==> flow/design.v <==
module pwmblink(
    input  logic clk,
    input  logic rst,
    output logic RGB_R,
    output logic RGB_B,
    output logic RGB_G
);
    parameter CLKMAX = 12000000;  
    logic [31:0] counter;
    logic [8:0] x;  
    logic [7:0] sharktooth;  
    logic [7:0] red;
    logic [7:0] green;
    logic [7:0] blue;
    always_ff @(posedge clk) begin
        if (rst) begin
            counter <= 0;
            x <= 0;
            sharktooth <= 0;
        end else begin
        if (counter >= CLKMAX/360) begin
            counter <= 0;
            if (x >= 359) begin
                x <= 0;
            end
            else begin
                x <= x + 1;
            end
            end
        else begin
            counter <= counter + 1;
        end
        sharktooth <= sharktooth + 1;
        end
    end
    always_comb begin
        if(x < 60) begin
            green = 255*x/60;
            blue = 0;
            red  = 255;
        end else if (x < 120) begin
            green = 255;
            blue = 0;
            red  = 255 - 255*(x-60)/60;
        end else if (x < 180) begin
            green = 255;
            blue = 255*(x-120)/60;
            red  = 0;
        end else if (x < 240) begin
            green = 255 - 255*(x-180)/60;
            blue = 255;
            red  = 0;
        end else if (x < 300) begin
            green = 0;
            blue = 255;
            red  = 255*(x-240)/60;
        end else begin
            green = 0;
            blue = 255 - 255*(x-300)/60;
            red  = 255;
        end
    end
    assign {RGB_R, RGB_G, RGB_B} = {sharktooth < red, sharktooth < green, sharktooth < blue};
endmodule
; Reports on pwmblink
; Tool output for the design above before and after an edit, in the order of the flow.
; "orig" refers to lines of the RTL above, "edited" to lines of the edited file.
; "change": "edited" minus "orig" as printed here. "change_rel_pct": 100 x difference / "orig".
; Cell names lack the library's common part.
; Not given: --
[setup]
top = pwmblink
clock_port = clk
cell_library = sky130hd
corner = tt_025C_1v80

; Edit of the RTL
; Unified diff, file above to edited file.
; This change comes from a script, not from a designer. The edited design behaves differently; no optimisation was intended.
; begin of diff
@@ -4,6 +4,8 @@
     output logic RGB_R,
     output logic RGB_B,
-    output logic RGB_G
+    output logic RGB_G_o
 );
+    logic RGB_G;
+    always_ff @(posedge clk) RGB_G_o <= RGB_G;
     parameter CLKMAX = 12000000;  
     logic [31:0] counter;
; end of diff

; Word-level counts
; Counts by Yosys on the flattened word-level netlist (proc, flatten, opt, wreduce; memories kept). Register bits leave out memories and registers merged into their read ports (data or address); mux counts leave out enables and synchronous resets folded into registers. Print and check cells are left out. Cells with the same type and inputs are merged into one.
[bits]
columns = item, orig, edited, change, change_rel_pct
row1 = in_bits, 2, 2, 0, 0.00
row2 = reg_bits, 49, 50, 1, 2.04
row3 = word_cells, 52, 53, 1, 1.92
row4 = out_inout_bits, 3, 3, 0, 0.00
[classes]
columns = item, orig, edited, change, change_rel_pct
row1 = n_cmp, 10, 10, 0, 0.00
row2 = mul, 6, 6, 0, 0.00
row3 = n_addsub, 11, 11, 0, 0.00
row4 = muxes, 15, 15, 0, 0.00
row5 = div, 6, 6, 0, 0.00
row6 = reduce_logical, 1, 1, 0, 0.00
; Unchanged operator kinds not shown: 21.

; Depth
; Longest topological path by Yosys (ltp), each cell counted once; first at word level (registers and memories cut), then after technology mapping (sequential cells cut; the memories' decode and read muxes count).
[logic_depth]
columns = item, orig, edited, change, change_rel_pct
row1 = ltp_word, 10, 10, 0, 0.00
row2 = abc_area, 0, 0, --, --
row3 = ltp_mapped, 56, 56, 0, 0.00
row4 = mapped_depth_nobuf, 47, 47, 0, 0.00

; After synthesis
; The flow's flattened synthesis, as Yosys stat reports it; memories are mapped. The netlist is that of the ABC_AREA named above (0 if unset); the other value can give another one.
[by_type]
columns = cell, orig, edited, change, change_rel_pct
row1 = dfxtp_1, 49, 50, 1, 2.04
; Unchanged cell types not shown: 105.
[synth_totals]
columns = item, orig, edited, change, change_rel_pct
row1 = seqArea_um2, 980.9, 1001.0, 20.1, 2.05
row2 = buffers, 66, 66, 0, 0.00
row3 = ffs, 49, 50, 1, 2.04
row4 = synth_area_um2, 18430.2, 18450.2, 20.0, 0.11
row5 = cell_count, 2258, 2259, 1, 0.04

; Timing after synthesis
; Path of least setup slack by OpenSTA after synthesis, without wires, with an ideal clock, recovery checks aside; 20% of the period is set as input and as output delay. Where synthesis merged equal registers, the netlist keeps one of their names.
[synth_timing]
columns = item, orig, edited, change, change_rel_pct
row1 = kind, flip-flop to output port, flip-flop to output port, --, --
row2 = start, reg x[4], reg x[4], --, --
row3 = end, out RGB_R, out RGB_R, --, --
row4 = arrival_time_ns, 13.382, 13.382, 0.000, 0.00
row5 = n_path_buf, 6, 6, 0, 0.00
row6 = setup_slack_ns, 18.618, 18.618, 0.000, --
row7 = clock_period_ns, 40.0, 40.0, 0.0, 0.00
row8 = required_time_ns, 32.000, 32.000, 0.000, 0.00
row9 = path_delay_ns, 13.382, 13.382, 0.000, 0.00
row10 = launch_ns, 0.000, 0.000, 0.000, --
row11 = stages, 52, 52, 0, 0.00
row12 = output_delay_ns, 8.000, 8.000, 0.000, 0.00
row13 = period_less_setup_slack_ns, 21.382, 21.382, 0.000, 0.00
; "path_delay_ns" is the arrival time less input delay plus setup time.
; A path that ends at an output port has no setup time.
; "stages" counts driving pins, that of a launching flip-flop among them; a cell with two outputs on the path counts twice.
; "period_less_setup_slack_ns" = period - worst setup slack (recovery checks aside). The figure is calculated, with input and output delays left at 20% of the set period.
; The rows between start and end are the longest chain of elaborated cells between them; the timing report does not say that the signal goes this way. Where chains are equally long, one stands for them.
; Each line given opens the expression or statement behind the cell; cells for indexed reads and writes are added by Yosys, which also makes memories of some case tables.
; A register here has more assigning lines than the two given.
[synth_between_orig]
cell_sequence = dfxtp_1 -> buf_1 -> inv_1 -> ha_1 -> and2_1 -> o211ai_4 -> clkbuf_1 -> and2_1 -> clkbuf_1 -> inv_1 -> fa_1 -> inv_1 -> fa_1 -> inv_1 -> fa_1 -> inv_1 -> fa_1 -> ha_1 -> (+16 left out) -> xnor2_1 -> a21boi_1 -> o2111a_1 -> buf_4 -> o211ai_1 -> a22o_1 -> a211oi_4 -> nor2b_1 -> a2bb2o_4 -> or3_1 -> buf_2 -> o221a_1 -> ha_1 -> a21o_1 -> a21oi_1 -> nand2_1 -> o31a_1 -> a21oi_1
elab_chain_len = 9
cone_cells = 18
cone_lines = 8
cone_classes = 3 x add/sub; 2 x mul; 2 x div; 6 x compare; 5 x mux
[synth_lines_orig]
columns = item, line
row1 = "start, declared", 10  ; logic [8:0] x;
row2 = "start, assigned", 18  ; x <= 0;
row3 = "start, assigned", 27  ; x <= x + 1;
row4 = 9-bit by 8-bit subtractor with 10-bit output, 56  ; red  = 255*(x-240)/60;
row5 = 9-bit by 10-bit multiplier with 19-bit output, 56
row6 = 32-bit by 6-bit divider with 32-bit output, 56
row7 = 8-bit two-way mux, 53  ; end else if (x < 300) begin
row8 = 8-bit two-way mux, 49  ; end else if (x < 240) begin
row9 = 8-bit two-way mux, 45  ; end else if (x < 180) begin
row10 = 8-bit two-way mux, 41  ; end else if (x < 120) begin
row11 = 8-bit two-way mux, 37  ; if(x < 60) begin
row12 = 8-bit < comparator, 63  ; assign {RGB_R, RGB_G, RGB_B} = {sharktooth < red, sharktooth < green, sharktooth < blue};
row13 = "end, declared", 4  ; output logic RGB_R,
[synth_between_edited]
cell_sequence = dfxtp_1 -> buf_1 -> inv_1 -> ha_1 -> and2_1 -> o211ai_4 -> clkbuf_1 -> and2_1 -> clkbuf_1 -> inv_1 -> fa_1 -> inv_1 -> fa_1 -> inv_1 -> fa_1 -> inv_1 -> fa_1 -> ha_1 -> (+16 left out) -> xnor2_1 -> a21boi_1 -> o2111a_1 -> buf_4 -> o211ai_1 -> a22o_1 -> a211oi_4 -> nor2b_1 -> a2bb2o_4 -> or3_1 -> buf_2 -> o221a_1 -> ha_1 -> a21o_1 -> a21oi_1 -> nand2_1 -> o31a_1 -> a21oi_1
elab_chain_len = 9
cone_cells = 18
cone_lines = 8
cone_classes = 3 x add/sub; 2 x mul; 2 x div; 6 x compare; 5 x mux
[synth_lines_edited]
columns = item, line
row1 = "start, declared", 12  ; logic [8:0] x;
row2 = "start, assigned", 20  ; x <= 0;
row3 = "start, assigned", 29  ; x <= x + 1;
row4 = 9-bit by 8-bit subtractor with 10-bit output, 58  ; red  = 255*(x-240)/60;
row5 = 9-bit by 10-bit multiplier with 19-bit output, 58
row6 = 32-bit by 6-bit divider with 32-bit output, 58
row7 = 8-bit two-way mux, 55  ; end else if (x < 300) begin
row8 = 8-bit two-way mux, 51  ; end else if (x < 240) begin
row9 = 8-bit two-way mux, 47  ; end else if (x < 180) begin
row10 = 8-bit two-way mux, 43  ; end else if (x < 120) begin
row11 = 8-bit two-way mux, 39  ; if(x < 60) begin
row12 = 8-bit < comparator, 65  ; assign {RGB_R, RGB_G, RGB_B} = {sharktooth < red, sharktooth < green, sharktooth < blue};
row13 = "end, declared", 4  ; output logic RGB_R,

; Timing after layout
; Path of least setup slack in the final report of the runs of pair 1 (OpenROAD, finished layout, wires in). Where an end is a register, its clock arrival counts in the times.
[layout_timing]
columns = item, orig, edited, change, change_rel_pct
row1 = kind, flip-flop to output port, flip-flop to output port, --, --
row2 = start, reg x[4], reg x[4], --, --
row3 = end, out RGB_R, out RGB_R, --, --
row4 = setup_slack_ns, 16.10, 16.04, -0.06, --
row5 = n_path_buf, 2, 2, 0, 0.00
row6 = stages, 46, 46, 0, 0.00
row7 = clock_period_ns, 40.0, 40.0, 0.0, 0.00
row8 = launch_ns, 0.29, 0.30, 0.01, 3.45
row9 = output_delay_ns, 8.00, 8.00, 0.00, 0.00
row10 = required_time_ns, 32.00, 32.00, 0.00, 0.00
row11 = arrival_time_ns, 15.90, 15.96, 0.06, 0.38
; The rows between start and end are the longest chain of elaborated cells between them; the timing report does not say that the signal goes this way. Where chains are equally long, one stands for them.
; A register here has more assigning lines than the two given.
[layout_between_orig]
cell_sequence = dfxtp_1 -> buf_4 -> inv_1 -> ha_1 -> and2_1 -> o211ai_4 -> and2_1 -> inv_1 -> fa_1 -> inv_1 -> fa_1 -> inv_1 -> fa_1 -> inv_1 -> fa_1 -> ha_1 -> or3_1 -> o31ai_1 -> (+10 left out) -> mux2i_2 -> xnor2_1 -> a21boi_1 -> o2111a_1 -> o21ai_0 -> a22o_1 -> a211oi_4 -> nor2b_1 -> a2bb2o_4 -> or3_1 -> o221a_1 -> ha_1 -> a21o_1 -> a21oi_1 -> nand2_1 -> o31a_1 -> a21oi_1 -> clkdlybuf4s50_1
elab_chain_len = 9
cone_cells = 18
cone_lines = 8
cone_classes = 3 x add/sub; 2 x mul; 2 x div; 6 x compare; 5 x mux
[layout_lines_orig]
columns = item, line
row1 = "start, declared", 10  ; logic [8:0] x;
row2 = "start, assigned", 18  ; x <= 0;
row3 = "start, assigned", 27  ; x <= x + 1;
row4 = 9-bit by 8-bit subtractor with 10-bit output, 56  ; red  = 255*(x-240)/60;
row5 = 9-bit by 10-bit multiplier with 19-bit output, 56
row6 = 32-bit by 6-bit divider with 32-bit output, 56
row7 = 8-bit two-way mux, 53  ; end else if (x < 300) begin
row8 = 8-bit two-way mux, 49  ; end else if (x < 240) begin
row9 = 8-bit two-way mux, 45  ; end else if (x < 180) begin
row10 = 8-bit two-way mux, 41  ; end else if (x < 120) begin
row11 = 8-bit two-way mux, 37  ; if(x < 60) begin
row12 = 8-bit < comparator, 63  ; assign {RGB_R, RGB_G, RGB_B} = {sharktooth < red, sharktooth < green, sharktooth < blue};
row13 = "end, declared", 4  ; output logic RGB_R,
[layout_between_edited]
cell_sequence = dfxtp_1 -> buf_4 -> inv_1 -> ha_1 -> a21o_1 -> a21oi_1 -> xnor2_1 -> inv_1 -> fa_1 -> inv_1 -> fa_1 -> inv_1 -> fa_1 -> inv_1 -> fa_1 -> ha_1 -> or3_1 -> o31ai_1 -> (+10 left out) -> mux2i_2 -> xnor2_1 -> a21boi_1 -> o2111a_1 -> o21ai_0 -> a22o_1 -> a211oi_4 -> nor2b_1 -> a2bb2o_4 -> or3_1 -> o221a_1 -> ha_1 -> a21o_1 -> a21oi_1 -> nand2_1 -> o31a_1 -> a21oi_1 -> clkdlybuf4s50_1
elab_chain_len = 9
cone_cells = 18
cone_lines = 8
cone_classes = 3 x add/sub; 2 x mul; 2 x div; 6 x compare; 5 x mux
[layout_lines_edited]
columns = item, line
row1 = "start, declared", 12  ; logic [8:0] x;
row2 = "start, assigned", 20  ; x <= 0;
row3 = "start, assigned", 29  ; x <= x + 1;
row4 = 9-bit by 8-bit subtractor with 10-bit output, 58  ; red  = 255*(x-240)/60;
row5 = 9-bit by 10-bit multiplier with 19-bit output, 58
row6 = 32-bit by 6-bit divider with 32-bit output, 58
row7 = 8-bit two-way mux, 55  ; end else if (x < 300) begin
row8 = 8-bit two-way mux, 51  ; end else if (x < 240) begin
row9 = 8-bit two-way mux, 47  ; end else if (x < 180) begin
row10 = 8-bit two-way mux, 43  ; end else if (x < 120) begin
row11 = 8-bit two-way mux, 39  ; if(x < 60) begin
row12 = 8-bit < comparator, 65  ; assign {RGB_R, RGB_G, RGB_B} = {sharktooth < red, sharktooth < green, sharktooth < blue};
row13 = "end, declared", 4  ; output logic RGB_R,

; Flow runs
; Runs of the flow (Yosys, OpenROAD) on both versions; the two runs of a pair have the same settings. The constraints put input and output delay at 20% of the set period each and load the outputs with 0.01 pF.
[settings_pair_1]
CORE_UTILIZATION = 40
period_ns = 40.0
CAP_MARGIN = 20
CORE_MARGIN = 2
SLEW_MARGIN = 20
[results_pair_1]
columns = item, orig, edited, change, change_rel_pct
row1 = die_footprint_um2, 47807.8, 47860.3, 52.5, 0.11
row2 = final_cell_area_um2, 19324.8, 19361.1, 36.3, 0.19
row3 = yosys_chip_area_um2, 18430.2, 18450.2, 20.0, 0.11
row4 = hold_worst_slack_ns, 0.479, 0.485, 0.006, --
row5 = fin_ws_ns, 16.099, 16.035, -0.064, --
[settings_pair_2]
ABC_AREA = 1
CAP_MARGIN = 0
CORE_UTILIZATION = 28
CTS_CLUSTER_SIZE = 98
MIN_ROUTING_LAYER = met2
PLACE_DENSITY = 0.54
SETUP_SLACK_MARGIN = 3.44
SLEW_MARGIN = 35
TNS_END_PERCENT = 45
period_ns = 19.4
CORE_MARGIN = 2
[results_pair_2]
columns = item, orig, edited, change, change_rel_pct
row1 = die_footprint_um2, 67826.4, 67899.3, 72.9, 0.11
row2 = final_cell_area_um2, 21505.6, 21768.4, 262.8, 1.22
row3 = yosys_chip_area_um2, 18412.7, 18432.7, 20.0, 0.11
row4 = hold_worst_slack_ns, 0.476, 0.469, -0.007, --
row5 = fin_ws_ns, 4.038, 4.193, 0.155, --
